==> flow/design.v <==
module sw(i0, i1, i2, i3, o0, o1, o2, o3, clk, rst);
  input clk, rst;
  input [9:0] i0, i1, i2, i3;
  output [9:0] o0, o1, o2, o3;
	wire [9:0] co0, co1, co2, co3;  
	wire [3:0] req0, req1, req2, req3;  
	ib ib0(i0, co0, req0, ack0, full0, clk, rst);
	ib ib1(i1, co1, req1, ack1, full1, clk, rst);
	ib ib2(i2, co2, req2, ack2, full2, clk, rst);
	ib ib3(i3, co3, req3, ack3, full3, clk, rst);
	ackor ackor0(ack00, ack10, ack20, ack30, ack0);
	ackor ackor1(ack01, ack11, ack21, ack31, ack1);
	ackor ackor2(ack02, ack12, ack22, ack32, ack2);
	ackor ackor3(ack03, ack13, ack23, ack33, ack3);
	arb arb0(req0[0], req1[0], req2[0], req3[0], ack00, ack01, ack02, ack03, clk, rst);
	arb arb1(req0[1], req1[1], req2[1], req3[1], ack10, ack11, ack12, ack13, clk, rst);
	arb arb2(req0[2], req1[2], req2[2], req3[2], ack20, ack21, ack22, ack23, clk, rst);
	arb arb3(req0[3], req1[3], req2[3], req3[3], ack30, ack31, ack32, ack33, clk, rst);
	cb cb(co0, co1, co2, co3, o0, o1, o2, o3,
		{ack03, ack02, ack01, ack00}, {ack13, ack12, ack11, ack10},
		{ack23, ack22, ack21, ack20}, {ack33, ack32, ack31, ack30});
endmodule
module ib(pkti, pkto, req, ack, full, clk, rst);
  input ack, clk, rst;
  input [9:0] pkti;
  output full;
  output [9:0] pkto;
  output [3:0] req;
	wire [3:0] reqi;
	mkwe mkwe(pkti, we);  
	fifo fifo(pkti, we, full, pkto, re, empty, clk, rst);
	isbm isbm(pkto[9:8], re, empty, reqi, req, ack, clk, rst);
	mkreq mkreq(pkto, reqi, clk, rst);
endmodule
module isbm(cmd, re, empty, reqi, req_out, ack, clk, rst);
  input clk, rst, empty, ack;
  input [1:0] cmd;
  input [3:0] reqi;
  output re;
  reg [3:0] req;
  reg [1:0] mode;
  localparam MODE_WAIT_HEAD = 2'b00;
  localparam MODE_WAIT_ACK = 2'b01;
  localparam MODE_WAIT_TAIL = 2'b10;
  localparam CMD_HEAD = 2'b10;
  localparam CMD_TAIL = 2'b11;
  output [3:0] req_out;
  assign req_out = req;
  assign re = ack;
  always @(posedge clk) begin
    if (rst) begin
      mode <= MODE_WAIT_HEAD;
      req <= 0;
    end else begin
      if (mode == MODE_WAIT_HEAD && !empty && cmd == CMD_HEAD) begin
        mode <= MODE_WAIT_ACK;
        req <= reqi;
      end else if (mode == MODE_WAIT_ACK && ack) begin
        mode <= MODE_WAIT_TAIL;
      end else if (mode == MODE_WAIT_TAIL && !empty && cmd == CMD_TAIL) begin
        mode <= MODE_WAIT_HEAD;
        req <= 0;
      end else begin
      end
    end
  end
endmodule
module fifo(in, we, full, out, re, empty, clk, rst);
  input clk, rst, we, re;
  input [9:0] in;
  output [9:0] out;
  output empty, full;
  reg [4:0] head, tail;
  reg [9:0] buffer [0:16];  
  wire [4:0] next_head;
  wire [4:0] next_tail;
  assign out = empty ? {(9+1){1'b0}} : buffer[head];
  assign next_head = (head + 1) % 17;
  assign next_tail = (tail + 1) % 17;
  assign empty = (head == tail);
  assign full = (next_tail == head);
  integer i;
  always @(posedge clk) begin
    if (rst) begin
      head <= 0;
      tail <= 0;
      for (i = 0; i <= 16; i++) begin
        buffer[i] = 0;
      end
    end else begin
      if (we & !full) begin
        buffer[tail] <= in;
        tail <= next_tail;
      end
      if (re & !empty) begin
        head <= next_head;
      end
    end
  end
endmodule
module mkreq(pkt, req, clk, rst);
  input clk, rst;
  input [9:0] pkt;
  output [3:0] req;
  assign req = pkt[9:8] == 2'b10 ? (1 << pkt[1:0]) : 0;
endmodule
module mkwe (pkt, we);
  input [9:0] pkt;
  output we;
  assign we = pkt[9:8] != 0;
endmodule
module arb (req0, req1, req2, req3, ack0, ack1, ack2, ack3, clk, rst);
  input clk, rst;
  input req0, req1, req2, req3;  
  output ack0, ack1, ack2, ack3;  
  reg [3:0] lead;  
  reg [2:0] ack;  
  wire [3:0] first, second, third, forth;
  wire [3:0] reqs;
  assign first = lead;
  assign second = (lead + 1) % 4;
  assign third = (lead + 2) % 4;
  assign forth = (lead + 3) % 4;
  assign reqs = {req3, req2, req1, req0};
  assign ack0 = (req0 && ack == 1);
  assign ack1 = (req1 && ack == 2);
  assign ack2 = (req2 && ack == 3);
  assign ack3 = (req3 && ack == 4);
  always @(posedge clk) begin
    if (rst) begin
      lead <= 0;
      ack <= 0;
    end else begin
      if (ack != 0) begin
        if ((ack == 1 && !req0) || (ack == 2 && !req1) || (ack == 3 && !req2) || (ack == 4 && !req3)) begin
          ack <= 0;
        end
      end else begin
        if (reqs[first]) begin
          ack <= first + 1;
          lead <= (lead + 1) % 4;
        end else if (reqs[second]) begin
          ack <= second + 1;
          lead <= (lead + 1) % 4;
        end else if (reqs[third]) begin
          ack <= third + 1;
          lead <= (lead + 1) % 4;
        end else if (reqs[forth]) begin
          ack <= forth + 1;
          lead <= (lead + 1) % 4;
        end else begin
        end
      end
    end
  end
endmodule
module cb(i0, i1, i2, i3, o0, o1, o2, o3, d0, d1, d2, d3);
  input [9:0] i0, i1, i2, i3;
  input [3:0] d0, d1, d2, d3;
  output [9:0] o0, o1, o2, o3;
  cbsel cbsel0(i0, i1, i2, i3, o0, d0);
  cbsel cbsel1(i0, i1, i2, i3, o1, d1);
  cbsel cbsel2(i0, i1, i2, i3, o2, d2);
  cbsel cbsel3(i0, i1, i2, i3, o3, d3);
endmodule
module cbsel (in0, in1, in2, in3, out, port);
  input [9:0] in0, in1, in2, in3;
  input [3:0] port;
  output[9:0] out;
  assign out = (port == 4'b0000) ? 0 :
               (port == 4'b0001) ? in0 :
               (port == 4'b0010) ? in1 :
               (port == 4'b0100) ? in2 :
               (port == 4'b1000) ? in3 :
               9'bx;
endmodule
module ackor (ack0, ack1, ack2, ack3, ack);
  input ack0, ack1, ack2, ack3;
  output ack;
  assign ack = ack0 || ack1 || ack2 || ack3;
endmodule
# == From RTL to reports: sw ==
# The steps from the RTL of sw to its reports follow in flow order.
# Line numbers count from 1 in the design file above.
# Cell names lack the library's common part.
# The mark - stands for no value.
# setup
design,sw
clock_port,clk
lib,sky130hd
pvt_corner,tt_025C_1v80

# == Word level ==
# Yosys after proc, flatten, opt, wreduce and memory -nomap, before mapping. Print and check cells are not counted. Equal cells are merged and count once.
# Yosys's memory passes give these memory sizes; they may raise the number of words (mostly to a power of two), join words into wider ones and drop unused or constant bits.
# bits
regBits,92
latchBits,0
ram_bits,1280
romBits,0
mem_count,4
in_bits,42
out_inout_bits,40
wordCells,445
# mem_list
memory,size,width,line,rtl
ib0.fifo.buffer,32,10,74,reg [9:0] buffer [0:16];
ib1.fifo.buffer,32,10,74,
ib2.fifo.buffer,32,10,74,
ib3.fifo.buffer,32,10,74,
# op_classes
n_addsub,32
n_mul,0
n_div,8
compare,0
n_eq,64
shift,20
muxes,125
n_logic,12
reduce_logical,152
# op_table
op,count
remainder unit 32 x 5 -> 32 bit with constant B,8
two-way mux 10 bit,32
two-way mux 4 bit,32
two-way mux 5 bit,16
two-way mux 3 bit,24
logical AND 1 bit,52
variable part select 4 x 2 -> 1 bit,12
adder 5 x 1 -> 6 bit with constant B,8
equality test 5 bit,8
adder 2 x 1 -> 3 bit with constant B,12
logical OR 1 bit,24
logical NOT 1 bit,24
equality test 2 bit with constant B,12
AND reduction 2 bit,12
nonzero test 2 bit,12
equality test 3 x 2 -> 1 bit with constant B,8
nonzero test 3 bit,8
nonzero test 5 bit,4
adder 2 bit with constant B,8
!= test 2 bit with constant B,8
left shift 2 x 2 -> 4 bit with constant A,4
equality test 4 x 1 -> 1 bit with constant B,4
equality test 4 x 2 -> 1 bit with constant B,4
equality test 4 x 3 -> 1 bit with constant B,4
equality test 4 bit with constant B,4
variable part select 4 x 4 -> 1 bit,4
logical NOT 4 bit,4
nonzero test 4 bit,4
# Other operator kinds: 10; their cells: 57.

# == Logic depth ==
# Depth = most cells in a row (Yosys ltp): at word level without a register or memory, in the mapped netlist without a sequential cell, where the memories' decode and read muxes count.
# depth
ltp_word,8
ABC_AREA,0
depth_mapped,20

# == Netlist ==
# The flow's flattened synthesis, as Yosys stat reports it; memories are mapped. The netlist is that of the ABC_AREA named above (0 if unset); the other value can give another one.
# The area totals of this step are shown rounded.
# mapped
mapped_cells,4354
area_um2,64000
sequential_area_um2,41000
ffs,1388
buffers,295
# types
cell_type,count,area_total_um2
edfxtp_1,1280,3.84E+04
mux4_2,402,9.05E+03
nor2_1,792,2.97E+03
dfxtp_1,108,2.16E+03
nand2_1,316,1.19E+03
ha_1,76,950.912
mux2i_1,60,600.576
clkbuf_1,152,570.547
buf_2,104,520.499
xnor2_1,52,455.437
o21ai_0,88,440.422
nor4_1,58,362.848
and3_1,56,350.336
mux2_2,28,315.302
a21oi_1,56,280.269
a21o_1,37,277.766
inv_1,69,258.998
nand3_1,51,255.245
# Not listed: further types 81, cells in them 569.
# By module: a second synthesis without flattening, with its own total; a netlist apart from the flattened one above.
# unflattened
hier_cells,4504
hier_area_um2,66000
# Rows give one instance, submodules left out.
# by_module
module,n_inst,cells,area_um2,seq_area_um2
fifo,4,971,15000,9900
arb,4,70,640,100
cbsel,4,46,360,0.0
isbm,4,33,320,140
mkreq,4,4,50,0.0
ackor,4,1,7.5,0.0
mkwe,4,1,6.3,0.0
cb,1,0,0.0,0.0
ib,4,0,0.0,0.0
sw,1,0,0.0,0.0

# == Timing after synthesis ==
# OpenSTA on the mapped netlist: ideal clock, no wires. The path of least setup slack (recovery checks aside). Input and output delay are each 20% of the period. Register names are those of the netlist, which keeps one name where synthesis merged equal registers.
# synth_path
path_kind,register to register
startpoint,reg ib3.fifo.tail[1]
endpoint,mem ib3.fifo.buffer[16][0]
period_ns,6.0
setup_time_ns,0.391
launch_ns,0.000
arrival_ns,4.528
required_time_ns,5.609
path_slack_ns,1.081
path_delay_ns,4.919
path_stages,18
n_path_buf,3
synth_period_reached_ns,4.919
# "path_delay_ns" = arrival - input delay + setup time.
# "path_stages" counts driving pins, that of a launching flip-flop among them; a cell with two outputs on the path counts twice.
# "synth_period_reached_ns" is the clock period less the worst setup slack; recovery checks do not enter. This is arithmetic on one report: input and output delays are still those of the set period (20% each).
# The rows between start and end are the longest chain of elaborated cells between them; the timing report does not say that the signal goes this way. Where chains are equally long, one stands for them.
# Each line given opens the expression or statement behind the cell; cells for indexed reads and writes are added by Yosys, which also makes memories of some case tables.
# Only ways into the end's enable, where the timed path ends, are counted here.
# synth_via
path_cell_list,dfxtp_1 -> ha_1 -> buf_2 -> xnor2_1 -> ha_1 -> nor3b_1 -> or3_1 -> buf_2 -> xnor2_1 -> ha_1 -> nand4b_1 -> a31oi_2 -> mux2_2 -> xnor2_1 -> a41oi_2 -> buf_2 -> nand2_1 -> o21ai_0
elab_chain_cells,7
cone_cells,9
# synth_lines
element,line,rtl
start: declaration,73,"reg [4:0] head, tail;"
start: assignment,86,tail <= 0;
start: assignment,93,tail <= next_tail;
adder 5 x 1 -> 6 bit,79,assign next_tail = (tail + 1) % 17;
remainder unit 32 x 5 -> 32 bit,79,
equality test 5 bit,81,assign full = (next_tail == head);
logical NOT 1 bit,91,if (we & !full) begin
bitwise AND 1 bit,91,
two-way mux 5 bit,91,
two-way mux 5 bit,84,if (rst) begin
end: declaration,74,reg [9:0] buffer [0:16];

# == Timing after layout ==
# From the final timing report of run 1: the path of least setup slack in the routed layout; clock arrival at registers is part of the times.
# layout_path
path_kind,register to output
startpoint,reg (name not given)
endpoint,out o0[8]
period_ns,5.18
output_delay_ns,1.04
launch_ns,0.77
arrival_ns,4.05
required_time_ns,4.14
path_slack_ns,0.09
path_stages,11
n_path_buf,3
# layout_via
path_cell_list,dfxtp_4 -> buf_12 -> buf_12 -> mux4_2 -> mux4_2 -> mux2i_4 -> or2_4 -> inv_2 -> a22oi_1 -> o211ai_1 -> buf_2
# layout_lines
element,line,rtl
end: declaration,4,"output [9:0] o0, o1, o2, o3;"
# No chain of elaborated cells between the ends is given.

# Flow measurements of sw on sky130hd: 6 stored runs with different settings, listed in no order. Input and output delays are each 20% of the period that was set; the output load is 0.01 pF.
# By "worst_setup_path_time_ns" is meant the share of the clock period that the worst setup path is allowed (20% is reserved at inputs, 20% at outputs), minus its slack. Clock arrival times at its registers enter into it.
# "design_power_w": no workload was simulated; the value follows from the tool's default switching activity.
# Results are given in rounded form.
# Settings: -- = not set for that run.
setting or result,run 1,run 2,run 3,run 4,run 5,run 6
CELL_PAD_IN_SITES_DETAIL_PLACEMENT,0,--,--,--,--,--
CORE_UTILIZATION,56,44,53,20,40,52
CTS_CLUSTER_DIAMETER,59,247,--,247,--,--
GPL_TIMING_DRIVEN,1,0,--,0,--,--
MIN_ROUTING_LAYER,met2,--,--,--,--,--
PLACE_DENSITY,0.37,--,--,--,0.6,0.6
SETUP_SLACK_MARGIN,0.31,--,--,--,1.6,--
period_ns,5.18,3.78,5.75,3.78,5.92,6.0
CAP_MARGIN,20,10,20,20,20,20
CORE_MARGIN,2,4,2,4,2,2
SLEW_MARGIN,20,20,0,20,20,20
ABC_AREA,--,0,--,0,--,1
CELL_PAD_IN_SITES_GLOBAL_PLACEMENT,--,1,--,1,--,--
CORE_ASPECT_RATIO,--,0.54,--,0.54,--,--
CTS_CLUSTER_SIZE,--,87,--,87,--,--
HOLD_SLACK_MARGIN,--,0.13,--,0.13,--,0.26
MAX_ROUTING_LAYER,--,met5,--,met4,--,met4
PLACE_DENSITY_LB_ADDON,--,0.22,--,0.22,--,--
TNS_END_PERCENT,--,15,--,15,--,--
GPL_ROUTABILITY_DRIVEN,--,--,0,--,--,0
post_route_stdcell_area_um2,75000,75000,72000,78000,78000,72000
design.die.area_um2,120000,150000,120000,330000,160000,130000
hold_ws_ns,0.46,0.50,0.46,0.45,0.46,0.47
synth_area_um2,64000,64000,64000,64000,64000,65000
design_power_w,0.032,0.036,0.027,0.037,0.028,0.026
fin_ws_ns,0.092,-1.0,0.088,-1.2,0.82,0.097
finalUtil_pct,67,52,60,25,49,58
worst_setup_path_time_ns,4.05,4.04,4.51,4.19,3.92,4.70
path_kind,register to output,register to output,register to output,register to output,register to output,register to output
